==> flow/design.v <==
module  MUX2x1_ASYNC #  ( parameter  WIDTH = 16 )
  (
  input    wire signed [WIDTH-1:0]           Input_One   ,
  input    wire signed [WIDTH-1:0]           Input_Two   ,
  input    wire                              Selection   ,
  output   wire        [WIDTH-1:0]           Output_Mux 
  );
assign  Output_Mux  = (Selection) ? Input_One:Input_Two;
endmodule
module  Register_File # ( parameter WIDTH = 16            , 
                                    DEPTH = 8             
                                    )
  (
    input     wire    signed    [WIDTH-1:0]   Input_Re    ,
    input     wire    signed    [WIDTH-1:0]   Input_Im    ,
    input     wire                            clk         ,
    input     wire                            rst         ,
    input     wire                            Enable      ,
    output    wire    signed    [WIDTH-1:0]   Output_Re   ,
    output    wire    signed    [WIDTH-1:0]   Output_Im     
  );
  reg signed  [WIDTH-1:0] reg_re [DEPTH-1:0];
  reg signed  [WIDTH-1:0] reg_im [DEPTH-1:0];
integer I;
assign Output_Re = reg_re [DEPTH-1];
assign Output_Im = reg_im [DEPTH-1];
  always @  ( posedge  clk  or  negedge rst )
  begin
    if(~rst)
      begin
        for (  I = 0  ;  I <  DEPTH ; I = I+1 )
        begin
          reg_re[I] <=  'b0 ;
          reg_im[I] <=  'b0 ;
        end
      end
    else
      begin
        if(Enable)
          begin
            reg_re[0] <=  Input_Re ;
            reg_im[0] <=  Input_Im ;
            for(  I = 1 ; I < DEPTH ; I = I+1  )
            begin
             reg_re[I] <=  reg_re[I-1];
             reg_im[I] <=  reg_im[I-1];
            end
          end
        else
          begin
             for (  I = 0  ;  I <  DEPTH ; I = I+1 )
              begin
                reg_re[I] <=  'b0 ;
                reg_im[I] <=  'b0 ;
             end
          end
      end
  end
endmodule
module Swap # ( parameter WIDTH = 16  )
  (
  input   wire    signed  [ WIDTH-1  : 0 ]    Input_Re        ,
  input   wire    signed  [ WIDTH-1  : 0 ]    Input_Im        ,
  input   wire                                Control_signal  ,
  output  wire    signed  [ WIDTH-1  : 0 ]    Output_Re       ,
  output  wire    signed  [ WIDTH-1  : 0 ]    Output_Im       
  );
  wire    signed  [ WIDTH-1  : 0 ]    input_re_complement       ;  
  wire    signed  [ WIDTH-1  : 0 ]    input_im_complement       ;  
assign input_re_complement  =    Input_Im ;
assign input_im_complement  =    (~Input_Re )+1'b1;
MUX2x1_ASYNC #(.WIDTH(WIDTH)) U5_MUX_Re
(
.Input_One  (input_re_complement)               ,
.Input_Two  (Input_Re)    ,
.Selection  (Control_signal)         ,
.Output_Mux (Output_Re)
);
MUX2x1_ASYNC #(.WIDTH(WIDTH)) U6_MUX_Im
(
.Input_One  (input_im_complement)               ,
.Input_Two  (Input_Im)    ,
.Selection  (Control_signal)         ,
.Output_Mux (Output_Im)
);
endmodule
module Butterfly #    ( parameter         WIDTH    = 16 ,
                                          DEPTH    = 8  
                                          )
  (
  input   wire    signed    [WIDTH-1:0]   Input_Re      ,
  input   wire    signed    [WIDTH-1:0]   Input_Im      ,
  input   wire                            clk           ,
  input   wire                            rst           ,
  input   wire                            ctrl_signal   ,
  input   wire                            cordic_valid  ,
  output  wire    signed    [WIDTH-1:-0]  Output_Re     ,
  output  wire    signed    [WIDTH-1:0]   Output_Im
  );
  wire  signed [WIDTH-1:0]    reg_re_out      ;
  wire  signed [WIDTH-1:0]    reg_im_out      ;
  wire  signed [WIDTH-1:0]    mux_out_one     ; 
  wire  signed [WIDTH-1:0]    mux_out_two     ; 
  wire  signed [WIDTH-1:0]    mux_one_in      ; 
  wire  signed [WIDTH-1:0]    mux_two_in      ; 
  wire  signed [WIDTH-1:0]    mux_three_in    ; 
  wire  signed [WIDTH-1:0]    mux_four_in     ; 
  assign mux_two_in   =  reg_re_out - Input_Re  ;
  assign mux_one_in   =  reg_im_out - Input_Im  ;
  assign mux_three_in =  Input_Im + reg_im_out;
  assign mux_four_in  =  Input_Re + reg_re_out;
  Register_File #(.WIDTH(16),.DEPTH(DEPTH)) U1_REGFILE
(
.Input_Re   (mux_out_two)   ,
.Input_Im   (mux_out_one)   , 
.clk        (clk)           ,
.rst        (rst)           ,
.Output_Re  (reg_re_out)    ,
.Enable     (cordic_valid)  ,
.Output_Im  (reg_im_out)   
);
MUX2x1_ASYNC #(.WIDTH(WIDTH)) U1_MUX 
(
.Input_One  (mux_one_in)      ,
.Input_Two  (Input_Im)        ,
.Selection  (ctrl_signal)     ,
.Output_Mux (mux_out_one)
);
MUX2x1_ASYNC #(.WIDTH(WIDTH)) U2_MUX 
(
.Input_One  (mux_two_in)      ,
.Input_Two  (Input_Re)        ,
.Selection  (ctrl_signal)     ,
.Output_Mux (mux_out_two)
);
MUX2x1_ASYNC #(.WIDTH(WIDTH)) U3_MUX 
(
.Input_One  (mux_three_in)    ,
.Input_Two  (reg_im_out)      ,
.Selection  (ctrl_signal)     ,
.Output_Mux (Output_Im)
);
MUX2x1_ASYNC #(.WIDTH(WIDTH)) U4_MUX 
(
.Input_One  (mux_four_in)    ,
.Input_Two  (reg_re_out)     ,
.Selection  (ctrl_signal)    ,
.Output_Mux (Output_Re)
);  
endmodule
module multiplier #(parameter WIDTH       =16        ,
                              FIXED_POINT =11
                              )
(
  input   wire signed   [WIDTH-1:0]     In_One_Re    ,
  input   wire signed   [WIDTH-1:0]     In_One_Im    ,
  input   wire signed   [WIDTH-1:0]     In_Two_Re    ,
  input   wire signed   [WIDTH-1:0]     In_Two_Im    ,
  input   wire                          clk          ,
  input   wire                          rst          ,
  input   wire                          Enable       ,
  output  reg  signed   [WIDTH-1:0]     Out_Re       ,
  output  reg  signed   [WIDTH-1:0]     Out_Im
  );
  wire  signed [WIDTH-1:0]      subtractor_one;  
  wire  signed [WIDTH-1:0]      subtractor_two;  
  wire  signed [WIDTH-1:0]      add_one       ;  
  wire  signed [(2*WIDTH)-1:0]  multi_one     ;  
  wire  signed [(2*WIDTH)-1:0]  multi_two     ;  
  wire  signed [(2*WIDTH)-1:0]  multi_three   ;  
  wire  signed [2*WIDTH:0]      add_re        ;  
  wire  signed [2*WIDTH:0]      add_im        ;  
assign subtractor_one   =   In_One_Re-In_One_Im;
assign subtractor_two   =   In_Two_Re-In_Two_Im;
assign add_one          =   In_One_Re+In_One_Im;
assign multi_one     =   In_Two_Re  * subtractor_one;
assign multi_two     =   In_One_Im  * subtractor_two;
assign multi_three   =   In_Two_Im  * add_one       ;
assign add_re       =    multi_one   + multi_two      ;
assign add_im       =    multi_three + multi_two      ;
always @ (*)
begin
     if(Enable)
       begin
        Out_Re = add_re[WIDTH+FIXED_POINT-1:FIXED_POINT] ;
        Out_Im = add_im[WIDTH+FIXED_POINT-1:FIXED_POINT] ;
       end
     else
      begin
        Out_Re  =  'b0;
        Out_Im  =  'b0;  
      end
end
endmodule
module  exponential # ( parameter   WIDTH=16 )
  (
  input   wire            Multiplier_Enable   ,
  input   wire            clk                 ,
  input   wire            rst                 ,
  output  reg             mux_selection       ,
  output  reg [WIDTH-1:0] br                  ,
  output  reg [WIDTH-1:0] bi                  
  );
  reg [3:0] counter;
  localparam       [WIDTH-1:0]        w2R = 'b0000010110101000 ,
								                      W2I = 'b1111101001011000 ,
								                     	W4R = 'b0000000000000000 ,
								                     	W4I = 'b1111100000000000 ,
								                     	W6R = 'b1111101001011000 ,
								                     	W6I = 'b1111101001011000 ,
								                     	W1R = 'b0000011101100100 ,
								                     	W1I = 'b1111110011110000 ,
								                     	W3R = 'b0000001100010000 ,
								                     	W3I = 'b1111100010011100 ,
								                     	W9R = 'b1111100010011100 ,
								                     	W9I = 'b0000001100010000 ;
always  @ ( posedge clk or  negedge rst)
begin
   if(!rst)
    begin
      counter <=  'b0;
    end
   else
    begin
      if(Multiplier_Enable)
         begin
          counter <= counter +1'b1;
        end
     else
        begin
         counter <=counter;
        end
    end
end
always @(*)
begin
	if(counter =='d5 || counter == 'd10)
	begin
		br = w2R;
		bi = W2I;
		mux_selection = 'b1;
	end
	else if(counter =='d6)
	begin
		br = W4R;
		bi = W4I;
		mux_selection = 'b1;
	end
	else if (counter =='d7 || counter == 'd14)
	begin
		br = W6R;
		bi = W6I;
		mux_selection = 'b1;
	end
	else if (counter =='d9 )
	begin
		br = W1R;
		bi = W1I;
		mux_selection = 'b1;
	end
	else if (counter =='d11 || counter == 'd13)
	begin
		br = W3R;
		bi = W3I;
		mux_selection = 'b1;
	end
	else if (counter =='d15 )
	begin
		br = W9R;
		bi = W9I;
		mux_selection = 'b1;
	end
	else
	begin
		br = 'b1;
		bi = 'b1;
		mux_selection = 'b0;
	end
end
endmodule
module Control_Unit # ( parameter   WIDTH     = 16  ,
                                    STAGES    = 6   
                                    )
  (
  input   wire                clk                 ,   
  input   wire                rst                 ,
  input   wire                Cordic_Valid        ,
  output  reg                 Multiplier_Enable   ,
  output  reg                 FFT_Valid           ,
  output  wire   [STAGES-1:0] Control_Signal_Out
  );
  reg   [4:0] counter ; 
  wire     c1,c2,c3,c4,c5,c6;
  assign Control_Signal_Out = {c6,c5,c4,c3,c2,c1} ;
  always @(posedge clk or negedge rst)
begin
    if(!rst)
    begin
        FFT_Valid <= 'b0;
        Multiplier_Enable <= 'b0;
    end
    else
    begin
        if(counter == 'd14)
          begin
            FFT_Valid <= 'b1;
          end
        else
          begin
            FFT_Valid <=FFT_Valid;  
          end
        if(counter == 'd11)
        begin
            Multiplier_Enable <= 'b1;
        end
    end
end
always  @ ( posedge clk or  negedge rst)
begin
  if(!rst)
   begin
     counter  <=  'b0;
   end  
  else
    begin
      if(Cordic_Valid)
        begin
          counter <= counter  + 'b1;   
        end
      else
        begin
          counter <=  counter ;
        end
    end
end
assign c6 = counter[0]                                    ;
assign c5= counter[0] &(!counter[1])                      ;
assign c4 = counter[1]                                    ;
assign c3 = counter[2]                                    ;
assign c2 = (~counter[3]&counter[2])                        ; 
assign c1 = counter[3]                                    ;      
endmodule
module FFT_TOB  # ( parameter   DEPTH_BUTTER_ONE    = 8    ,
                                DEPTH_BUTTER_TWO    = 4    ,
                                DEPTH_BUTTER_THREE  = 2    ,
                                DEPTH_BTTER_FOUR    = 1    ,  
                                WIDTH               = 16   ,
                                STAGES              = 6    ,
                                FIXED_POINT         = 11   )
( 
input     wire    signed      [WIDTH-1:0]     Input_re          ,
input     wire    signed      [WIDTH-1:0]     Input_Im          ,
input     wire                                cordic_Valid      ,
input     wire                                clk               ,
input     wire                                rst               ,
output    wire    signed      [WIDTH-1:0]     Output_FFT_Re     ,
output    wire    signed      [WIDTH-1:0]     Output_FFT_Im     ,
output    wire                                Data_Valid    
);
wire   [STAGES-1:0]   control_output        ;
wire                  multiplier_enable     ;
wire                  mux_selection         ;
wire     [WIDTH-1:0]  output_re_stage_one   ;
wire     [WIDTH-1:0]  output_im_stage_one   ;
wire     [WIDTH-1:0]  output_re_stage_two   ;
wire     [WIDTH-1:0]  output_im_stage_two   ;
wire     [WIDTH-1:0]  output_re_stage_three ;
wire     [WIDTH-1:0]  output_im_stage_three ;
wire     [WIDTH-1:0]  output_re_swap_one    ;
wire     [WIDTH-1:0]  output_im_swap_one    ;
wire     [WIDTH-1:0]  output_re_swap_two    ;
wire     [WIDTH-1:0]  output_im_swap_two    ;
wire     [WIDTH-1:0]  output_re_twiddle     ;
wire     [WIDTH-1:0]  output_im_twiddle     ;
wire     [WIDTH-1:0]  output_re_multiplier  ;
wire     [WIDTH-1:0]  output_im_multiplier  ;
wire     [WIDTH-1:0]  output_re_mux         ;
wire     [WIDTH-1:0]  output_im_mux         ;
Control_Unit #(.WIDTH(WIDTH),.STAGES(STAGES)) U1_Control
(
.clk                 (clk)                  ,   
.rst                 (rst)                  ,
.Cordic_Valid        (cordic_Valid)         ,
.Multiplier_Enable   (multiplier_enable)    ,
.FFT_Valid           (Data_Valid)           ,
.Control_Signal_Out  (control_output)
);
Butterfly #(.WIDTH(WIDTH),.DEPTH(DEPTH_BUTTER_ONE)) U1_Butterfly
(
.Input_Re      (Input_re)                   ,
.Input_Im      (Input_Im)                   ,
.clk           (clk)                        ,
.rst           (rst)                        ,
.ctrl_signal   (control_output[0])          ,
.cordic_valid  (cordic_Valid)               ,
.Output_Re     (output_re_stage_one)        ,
.Output_Im     (output_im_stage_one)
);
Swap #(.WIDTH(WIDTH)) U1_Swap
(
.Input_Re         (output_re_stage_one)    ,
.Input_Im         (output_im_stage_one)    ,
.Control_signal   (control_output[1])      ,
.Output_Re        (output_re_swap_one)     ,
.Output_Im        (output_im_swap_one)
);
Butterfly #(.WIDTH(WIDTH),.DEPTH(DEPTH_BUTTER_TWO)) U2_Butterfly
(
.Input_Re      (output_re_swap_one)        ,
.Input_Im      (output_im_swap_one)        ,
.clk           (clk)                       ,
.rst           (rst)                       ,
.ctrl_signal   (control_output[2])         ,
.cordic_valid  (cordic_Valid)              ,
.Output_Re     (output_re_stage_two)       , 
.Output_Im     (output_im_stage_two)
);
exponential #(.WIDTH(WIDTH)) U1_Exponential
(
.Multiplier_Enable   (multiplier_enable)                   ,
.clk                 (clk)                ,
.rst                 (rst)                ,
.mux_selection       (mux_selection)      ,
.br                  (output_re_twiddle)  ,
.bi                  (output_im_twiddle) 
);
multiplier #(.WIDTH(WIDTH),.FIXED_POINT(FIXED_POINT)) U1_Multiplier
(
.In_One_Re   (output_re_stage_two)        ,
.In_One_Im   (output_im_stage_two)        ,
.In_Two_Re   (output_re_twiddle)          ,
.In_Two_Im   (output_im_twiddle)          ,
.clk         (clk)                        ,
.rst         (rst)                        ,
.Enable      (multiplier_enable)          ,
.Out_Re      (output_re_multiplier)       ,
.Out_Im      (output_im_multiplier)
);
MUX2x1_ASYNC #(.WIDTH(WIDTH))  U1_Mux_Re_Multiplier
(
.Input_One  (output_re_multiplier)        ,    
.Input_Two  (output_re_stage_two)         ,
.Selection  (mux_selection)               ,
.Output_Mux (output_re_mux)
);
MUX2x1_ASYNC #(.WIDTH(WIDTH))  U1_Mux_Im_Multiplier
(
.Input_One  (output_im_multiplier)        ,
.Input_Two  (output_im_stage_two)         ,
.Selection  (mux_selection)               ,
.Output_Mux (output_im_mux)
);
Butterfly #(.WIDTH(WIDTH),.DEPTH(DEPTH_BUTTER_THREE)) U3_Butterfly
(
.Input_Re      (output_re_mux)            ,
.Input_Im      (output_im_mux)            ,
.clk           (clk)                      ,
.rst           (rst)                      ,
.ctrl_signal   (control_output[3])        ,
.cordic_valid  (cordic_Valid)             ,
.Output_Re     (output_re_stage_three)    ,
.Output_Im     (output_im_stage_three)
 );
Swap #(.WIDTH(WIDTH)) U2_Swap
(
.Input_Re         (output_re_stage_three) ,
.Input_Im         (output_im_stage_three) ,
.Control_signal   (control_output[4])     ,
.Output_Re        (output_re_swap_two)    ,
.Output_Im        (output_im_swap_two)
);
Butterfly #(.WIDTH(WIDTH),.DEPTH(DEPTH_BTTER_FOUR)) U4_Butterfly
(
.Input_Re      (output_re_swap_two)     ,  
.Input_Im      (output_im_swap_two)     ,
.clk           (clk)                    ,
.rst           (rst)                    ,
.ctrl_signal   (control_output[5])      ,
.cordic_valid  (cordic_Valid)           ,
.Output_Re     (Output_FFT_Re)          ,
.Output_Im     (Output_FFT_Im)
);
endmodule
# == Reports on FFT_TOB ==
# Each step is given for the RTL above and for the edited RTL.
# "before" refers to lines of the RTL above, "after" to lines of the edited file.
# "change": "after" minus "before" as printed here. "rel_change_pct": 100 x difference / "before".
# Cell names lack the library's common part.
# Not given: --
# design
design,FFT_TOB
clock_port,clk
cell_library,sky130hd
lib_corner,tt_025C_1v80

# == Edit of the RTL ==
# The edit as a unified diff against the file above.
# A script made this edit. It changes what the design does and was not meant as an optimisation.
# begin of diff
@@ -405,4 +405,6 @@
 .Output_Im        (output_im_swap_one)
 );
+wire [WIDTH-1:0] output_im_stage_two_a, output_im_stage_two_b;
+wire [WIDTH-1:0] output_re_stage_two_a, output_re_stage_two_b;
 Butterfly #(.WIDTH(WIDTH),.DEPTH(DEPTH_BUTTER_TWO)) U2_Butterfly
 (
@@ -413,7 +415,13 @@
 .ctrl_signal   (control_output[2])         ,
 .cordic_valid  (cordic_Valid)              ,
-.Output_Re     (output_re_stage_two)       , 
-.Output_Im     (output_im_stage_two)
-);
+.Output_Re     (output_re_stage_two_a)       , 
+.Output_Im     (output_im_stage_two_a)
+);
+Butterfly #(.WIDTH(WIDTH),.DEPTH(DEPTH_BUTTER_TWO)) U2_Butterfly_x (.Input_Re(output_re_swap_one),
+    .Input_Im(~output_im_swap_one), .clk(clk), .rst(rst), .ctrl_signal(control_output[2]),
+    .cordic_valid(cordic_Valid), .Output_Re(output_re_stage_two_b),
+    .Output_Im(output_im_stage_two_b));
+assign output_im_stage_two = output_im_stage_two_a ^ output_im_stage_two_b;
+assign output_re_stage_two = output_re_stage_two_a ^ output_re_stage_two_b;
 exponential #(.WIDTH(WIDTH)) U1_Exponential
 (
# end of diff

# == Word-level counts ==
# Yosys after proc, flatten, opt, wreduce and memory -nomap, before mapping. Enables and synchronous resets that opt folds into registers are not counted as muxes. Print and check cells are not counted. Equal cells are merged and count once.
# word_totals
item,before,after,change,rel_change_pct
register_bits,491,619,128,26.07
word_cells,154,181,27,17.53
# op_classes
item,before,after,change,rel_change_pct
addsub,25,29,4,16.00
multipliers,3,3,0,0.00
equal,11,11,0,0.00
mux,72,84,12,16.67
bitwise,5,8,3,60.00
reduce_and_logical,4,4,0,0.00
# op_table
op,before,after,change,rel_change_pct
two-way mux 16 bit,65,77,12,18.46
subtractor 16 bit,10,12,2,20.00
adder 16 bit,9,11,2,22.22
XOR 16 bit,0,2,2,--
inverter 16 bit,2,3,1,50.00
equality test 4 bit with constant B,6,6,0,0.00
two-way mux 1 bit,6,6,0,0.00
equality test 4 x 3 -> 1 bit with constant B,3,3,0,0.00
logical OR 1 bit,3,3,0,0.00
multiplier 16 x 16 -> 27 bit,3,3,0,0.00
adder 16 x 1 -> 16 bit with constant B,2,2,0,0.00
adder 27 bit,2,2,0,0.00
AND 1 bit,2,2,0,0.00
equality test 5 x 4 -> 1 bit with constant B,2,2,0,0.00
adder 4 x 1 -> 4 bit with constant B,1,1,0,0.00
adder 5 x 1 -> 5 bit with constant B,1,1,0,0.00
logical NOT 1 bit,1,1,0,0.00
two-way mux 10 bit,1,1,0,0.00
inverter 1 bit,1,1,0,0.00

# == Depth ==
# Yosys ltp: most cells in a row. Word level: on the elaborated netlist, between registers, memories and ports. Mapped: between sequential cells and ports; inverters and the memories' decode and read muxes count.
# depth
item,before,after,change,rel_change_pct
ltp_word,20,22,2,10.00
abc_area,0,0,--,--
ltp_mapped,81,86,5,6.17
ltp_nobuf,80,86,6,7.50

# == Synthesis result ==
# Source: synth_stat.txt of the flow (Yosys; design flattened, memories mapped). It holds for the ABC_AREA given above (unset counts as 0); a run with the other value may have another netlist.
# types
cell,before,after,change,rel_change_pct
dfrtp_1,491,619,128,26.07
and2_1,374,471,97,25.94
xnor2_1,297,372,75,25.25
a21oi_1,313,384,71,22.68
nor2_1,590,658,68,11.53
ha_1,543,604,61,11.23
o21ai_0,106,152,46,43.40
clkbuf_1,174,211,37,21.26
inv_1,978,1012,34,3.48
xor2_1,68,99,31,45.59
a21o_1,40,58,18,45.00
a21boi_0,10,28,18,180.00
o22ai_1,29,12,-17,-58.62
and3_1,8,22,14,175.00
a31oi_1,6,19,13,216.67
o21bai_1,115,127,12,10.43
nand3_1,37,26,-11,-29.73
nand3b_1,15,4,-11,-73.33
# The list need not be complete.
# synth_totals
item,before,after,change,rel_change_pct
cell_count,5829,6433,604,10.36
mapped_area_um2,53930.5,60177.7,6247.2,11.58
flip_flops,491,619,128,26.07
buf_cells,212,238,26,12.26
# The figures by module come from a second, unflattened synthesis with its own total; it is not the netlist above.
# unflattened
item,before,after,change,rel_change_pct
hier_cells,6513,7405,892,13.70
hier_area_um2,63031.7,72016.6,8984.9,14.25
# Rows give one instance, submodules left out.
# by_module_before
module,n_inst,n_cells,mod_area_um2,mod_seq_area_um2
multiplier,1,3177,28280.9,0.0
Register_File,1,540,8151.6,6406.1
MUX2x1_ASYNC #(WIDTH=16),22,18,249.0,0.0
Register_File,1,270,4191.5,3203.1
Butterfly,1,440,3154.3,0.0
Butterfly,1,449,3133.0,0.0
Butterfly,1,437,3026.7,0.0
Butterfly,1,409,2879.0,0.0
Register_File,1,134,2112.0,1601.5
Register_File,1,67,1056.0,800.8
exponential #(WIDTH=16),1,90,629.4,100.1
Swap #(WIDTH=16),2,36,287.8,0.0
Control_Unit,1,32,364.1,175.2
FFT_TOB,1,0,0.0,0.0
# by_module_after
module,n_inst,n_cells,mod_area_um2,mod_seq_area_um2
multiplier,1,3195,28481.1,0.0
Register_File,2,270,4191.5,3203.1
Register_File,1,540,8151.6,6406.1
MUX2x1_ASYNC #(WIDTH=16),26,18,249.0,0.0
Butterfly,2,437,3026.7,0.0
Butterfly,1,440,3154.3,0.0
Butterfly,1,449,3133.0,0.0
Butterfly,1,456,3109.2,0.0
Register_File,1,134,2112.0,1601.5
Register_File,1,67,1056.0,800.8
exponential #(WIDTH=16),1,90,629.4,100.1
Swap #(WIDTH=16),2,36,287.8,0.0
Control_Unit,1,32,364.1,175.2
FFT_TOB,1,48,340.3,0.0

# == Worst setup path after synthesis ==
# OpenSTA on the mapped netlist: ideal clock, no wires. The path of least setup slack (recovery checks aside). Input and output delay are each 20% of the period. Register names are those of the netlist, which keeps one name where synthesis merged equal registers.
# synth_path
item,before,after,change,rel_change_pct
kind,input to output,input to output,--,--
from,input Input_re[0],input Input_re[0],--,--
to,output Output_FFT_Im[15],output Output_FFT_Im[15],--,--
period_ps,27000,27000,0,0.00
input_delay_ps,5400,5400,0,0.00
out_delay_ps,5400,5400,0,0.00
launch_ps,5400,5400,0,0.00
t_arrival_ps,20825,21213,388,1.86
required_ps,21600,21600,0,0.00
slack_ps,775,387,-388,--
delay_ps,15425,15813,388,2.52
stages,68,69,1,1.47
period_less_setup_slack_ps,26225,26613,388,1.48
# "delay_ps" = arrival - input delay + setup time.
# At an output port there is no setup time.
# "stages" counts driving pins, that of a launching flip-flop among them; a cell with two outputs on the path counts twice.
# "period_less_setup_slack_ps" is the clock period less the worst setup slack; recovery checks do not enter. This is arithmetic on one report: input and output delays are still those of the set period (20% each).
# Between the ends stands the longest chain of elaborated cells between them, by number of cells; it is not shown to be the way that was timed. Of several equally long chains one is given.
# A line is the first line of the expression or statement that the cell stems from. Yosys adds cells for indexed reads and writes and turns some case tables into memories.
# synth_via_before
cell_sequence,ha_1 fa_1 nand2b_1 a221oi_4 o2111ai_1 and3b_1 nand3_2 or4_1 a211oi_1 xnor2_1 mux2i_1 a21oi_1 ha_1 inv_1 o22ai_1 o31a_1 or3_1 a31o_2 [32 not listed] o21ai_0 a21boi_0 o21a_1 or3_1 a31oi_1 xnor2_1 nor2_1 a21oi_1 ha_1 clkbuf_1 a21oi_1 o21bai_1 a21oi_1 o21bai_1 a21oi_1 nor3_1 nand3b_1 xnor2_1
elab_chain_cells,19
cone_cells,30
cone_lines,12
cone_classes,12 x add/sub; 3 x mul; 13 x mux; 2 x logic
# synth_rtl_before
item,line,rtl
from (decl),351,"input     wire    signed      [WIDTH-1:0]     Input_re          ,"
adder 16 bit,111,assign mux_four_in  =  Input_Re + reg_re_out;
two-way mux 16 bit,8,assign  Output_Mux  = (Selection) ? Input_One:Input_Two;
inverter 16 bit,71,assign input_im_complement  =    (~Input_Re )+1'b1;
adder 16 x 1 -> 16 bit,71,
two-way mux 16 bit,8,
adder 16 bit,110,assign mux_three_in =  Input_Im + reg_im_out;
two-way mux 16 bit,8,
[5 not listed],--,
adder 16 bit,111,
two-way mux 16 bit,8,
inverter 16 bit,71,
adder 16 x 1 -> 16 bit,71,
two-way mux 16 bit,8,
adder 16 bit,110,
two-way mux 16 bit,8,
to (decl),357,"output    wire    signed      [WIDTH-1:0]     Output_FFT_Im     ,"
# synth_via_after
cell_sequence,ha_1 fa_1 xor2_1 nor2_1 a21oi_1 nand3_1 nor3_1 or3b_2 nor3_1 nor3b_1 xor2_1 nor2_1 a211oi_1 nor2_1 ha_1 clkbuf_1 nor4_1 and3_1 [33 not listed] o21ai_0 o311ai_0 o21ai_0 ha_1 or3b_2 a31oi_1 xnor2_1 nor2_1 a21oi_1 ha_1 clkbuf_1 a21oi_1 o21bai_1 a21oi_1 o21ai_0 nand3_1 nand3b_1 xnor2_1
elab_chain_cells,21
cone_cells,37
cone_lines,15
cone_classes,14 x add/sub; 3 x mul; 15 x mux; 5 x logic
# synth_rtl_after
item,line,rtl
from (decl),351,"input     wire    signed      [WIDTH-1:0]     Input_re          ,"
adder 16 bit,111,assign mux_four_in  =  Input_Re + reg_re_out;
two-way mux 16 bit,8,assign  Output_Mux  = (Selection) ? Input_One:Input_Two;
inverter 16 bit,71,assign input_im_complement  =    (~Input_Re )+1'b1;
adder 16 x 1 -> 16 bit,71,
two-way mux 16 bit,8,
inverter 16 bit,421,".Input_Im(~output_im_swap_one), .clk(clk), .rst(rst), .ctrl_signal(control_output[2]),"
adder 16 bit,110,assign mux_three_in =  Input_Im + reg_im_out;
[7 not listed],--,
adder 16 bit,111,
two-way mux 16 bit,8,
inverter 16 bit,71,
adder 16 x 1 -> 16 bit,71,
two-way mux 16 bit,8,
adder 16 bit,110,
two-way mux 16 bit,8,
to (decl),357,"output    wire    signed      [WIDTH-1:0]     Output_FFT_Im     ,"

# == Path in the finished layout ==
# Path of least setup slack in the final report of the runs of set A (OpenROAD, finished layout, wires in). Where an end is a register, its clock arrival counts in the times.
# The report prints the path's times to 10 ps; the period is as set.
# layout_path
item,before,after,change,rel_change_pct
kind,input to output,input to output,--,--
from,input Input_re[0],input Input_re[0],--,--
to,output Output_FFT_Im[15],output Output_FFT_Re[15],--,--
period_ps,26600,26600,0,0.00
input_delay_ps,5320,5320,0,0.00
out_delay_ps,5320,5320,0,0.00
launch_ps,5320,5320,0,0.00
t_arrival_ps,20890,21520,630,3.02
required_ps,21280,21280,0,0.00
slack_ps,390,-240,-630,--
stages,75,80,5,6.67
# Between the ends stands the longest chain of elaborated cells between them, by number of cells; it is not shown to be the way that was timed. Of several equally long chains one is given.
# layout_via_before
cell_sequence,buf_8 ha_4 fa_2 nand2b_4 a221oi_4 buf_4 o2111ai_4 and3b_2 nand3_2 or4_4 buf_4 xnor2_2 o21a_1 ha_1 buf_4 o2111a_1 a21bo_4 buf_4 [39 not listed] and4_1 and2_4 inv_1 nor2_2 xnor2_1 mux2i_1 ha_1 inv_2 o21bai_1 a21oi_2 o21bai_2 a21oi_2 o21bai_1 a21oi_2 nor3_1 nand3b_1 xnor2_1 buf_2
elab_chain_cells,19
cone_cells,30
cone_lines,12
cone_classes,12 x add/sub; 3 x mul; 13 x mux; 2 x logic
# layout_rtl_before
item,line,rtl
from (decl),351,"input     wire    signed      [WIDTH-1:0]     Input_re          ,"
adder 16 bit,111,assign mux_four_in  =  Input_Re + reg_re_out;
two-way mux 16 bit,8,assign  Output_Mux  = (Selection) ? Input_One:Input_Two;
inverter 16 bit,71,assign input_im_complement  =    (~Input_Re )+1'b1;
adder 16 x 1 -> 16 bit,71,
two-way mux 16 bit,8,
adder 16 bit,110,assign mux_three_in =  Input_Im + reg_im_out;
two-way mux 16 bit,8,
[5 not listed],--,
adder 16 bit,111,
two-way mux 16 bit,8,
inverter 16 bit,71,
adder 16 x 1 -> 16 bit,71,
two-way mux 16 bit,8,
adder 16 bit,110,
two-way mux 16 bit,8,
to (decl),357,"output    wire    signed      [WIDTH-1:0]     Output_FFT_Im     ,"
# layout_via_after
cell_sequence,buf_8 ha_4 fa_2 nand2b_1 a21oi_2 buf_4 o21bai_4 a21oi_2 o21bai_1 a21oi_2 o21bai_1 a21oi_2 nor2_1 xnor2_1 a21oi_2 buf_4 or3_4 xnor2_2 [44 not listed] nand2b_1 a21oi_2 nor2b_1 nor2_2 xor2_2 o22ai_2 ha_4 buf_4 nand2_1 o21ai_1 buf_4 mux2_2 a211oi_2 a221oi_2 xor2_1 nand2_1 xnor2_1 clkdlybuf4s15_2
elab_chain_cells,19
cone_cells,35
cone_lines,15
cone_classes,13 x add/sub; 3 x mul; 15 x mux; 4 x logic
# layout_rtl_after
item,line,rtl
from (decl),351,"input     wire    signed      [WIDTH-1:0]     Input_re          ,"
adder 16 bit,111,assign mux_four_in  =  Input_Re + reg_re_out;
two-way mux 16 bit,8,assign  Output_Mux  = (Selection) ? Input_One:Input_Two;
inverter 16 bit,71,assign input_im_complement  =    (~Input_Re )+1'b1;
adder 16 x 1 -> 16 bit,71,
two-way mux 16 bit,8,
inverter 16 bit,421,".Input_Im(~output_im_swap_one), .clk(clk), .rst(rst), .ctrl_signal(control_output[2]),"
adder 16 bit,110,assign mux_three_in =  Input_Im + reg_im_out;
[4 not listed],--,
adder 27 bit,179,assign add_re       =    multi_one   + multi_two      ;
two-way mux 16 bit,183,if(Enable)
two-way mux 16 bit,8,
adder 16 bit,111,
two-way mux 16 bit (2 in a row),8,
adder 16 bit,111,
two-way mux 16 bit,8,
to (decl),356,"output    wire    signed      [WIDTH-1:0]     Output_FFT_Re     ,"

# == Layout results ==
# Both versions went through the flow (Yosys, OpenROAD) with the same settings in each pair. Constraints: input delay and output delay 20% of the set period each, output load 0.01 pF.
# flow_settings_set_A
period_ns,26.6
CAP_MARGIN,20
CORE_MARGIN,2
CORE_UTILIZATION,40
SLEW_MARGIN,20
# results_set_A
item,before,after,change,rel_change_pct
ys_area_um2,53930.5,60177.7,6247.2,11.58
design.die.area_um2,137778.0,153562.0,15784.0,11.46
layout_stdcell_area_um2,65320.1,74386.3,9066.2,13.88
final_util_pct,48.9,49.7,0.8,--
setup_worst_slack_ps,386,-244,-630,--
fin_tns_ps,0,-750,-750,--
worst_hold_slack_ps,363,447,84,--
timing.achieved_period_ps,26214,26844,630,2.40
# flow_settings_set_B
CAP_MARGIN,15
CELL_PAD_IN_SITES_GLOBAL_PLACEMENT,3
CORE_UTILIZATION,25
CTS_CLUSTER_SIZE,29
GPL_ROUTABILITY_DRIVEN,0
MIN_ROUTING_LAYER,met1
PLACE_DENSITY_LB_ADDON,0.05
TNS_END_PERCENT,25
period_ns,27.0
CORE_MARGIN,2
SLEW_MARGIN,20
# results_set_B
item,before,after,change,rel_change_pct
ys_area_um2,53930.5,60177.7,6247.2,11.58
design.die.area_um2,219455.0,244649.0,25194.0,11.48
layout_stdcell_area_um2,68217.9,77324.2,9106.3,13.35
final_util_pct,31.8,32.2,0.4,--
setup_worst_slack_ps,402,-64,-466,--
fin_tns_ps,0,-196,-196,--
worst_hold_slack_ps,444,429,-15,--
timing.achieved_period_ps,26598,27064,466,1.75
# "timing.achieved_period_ps" means the clock period less the worst setup slack. The figure is calculated, with input and output delays left at 20% of the set period.
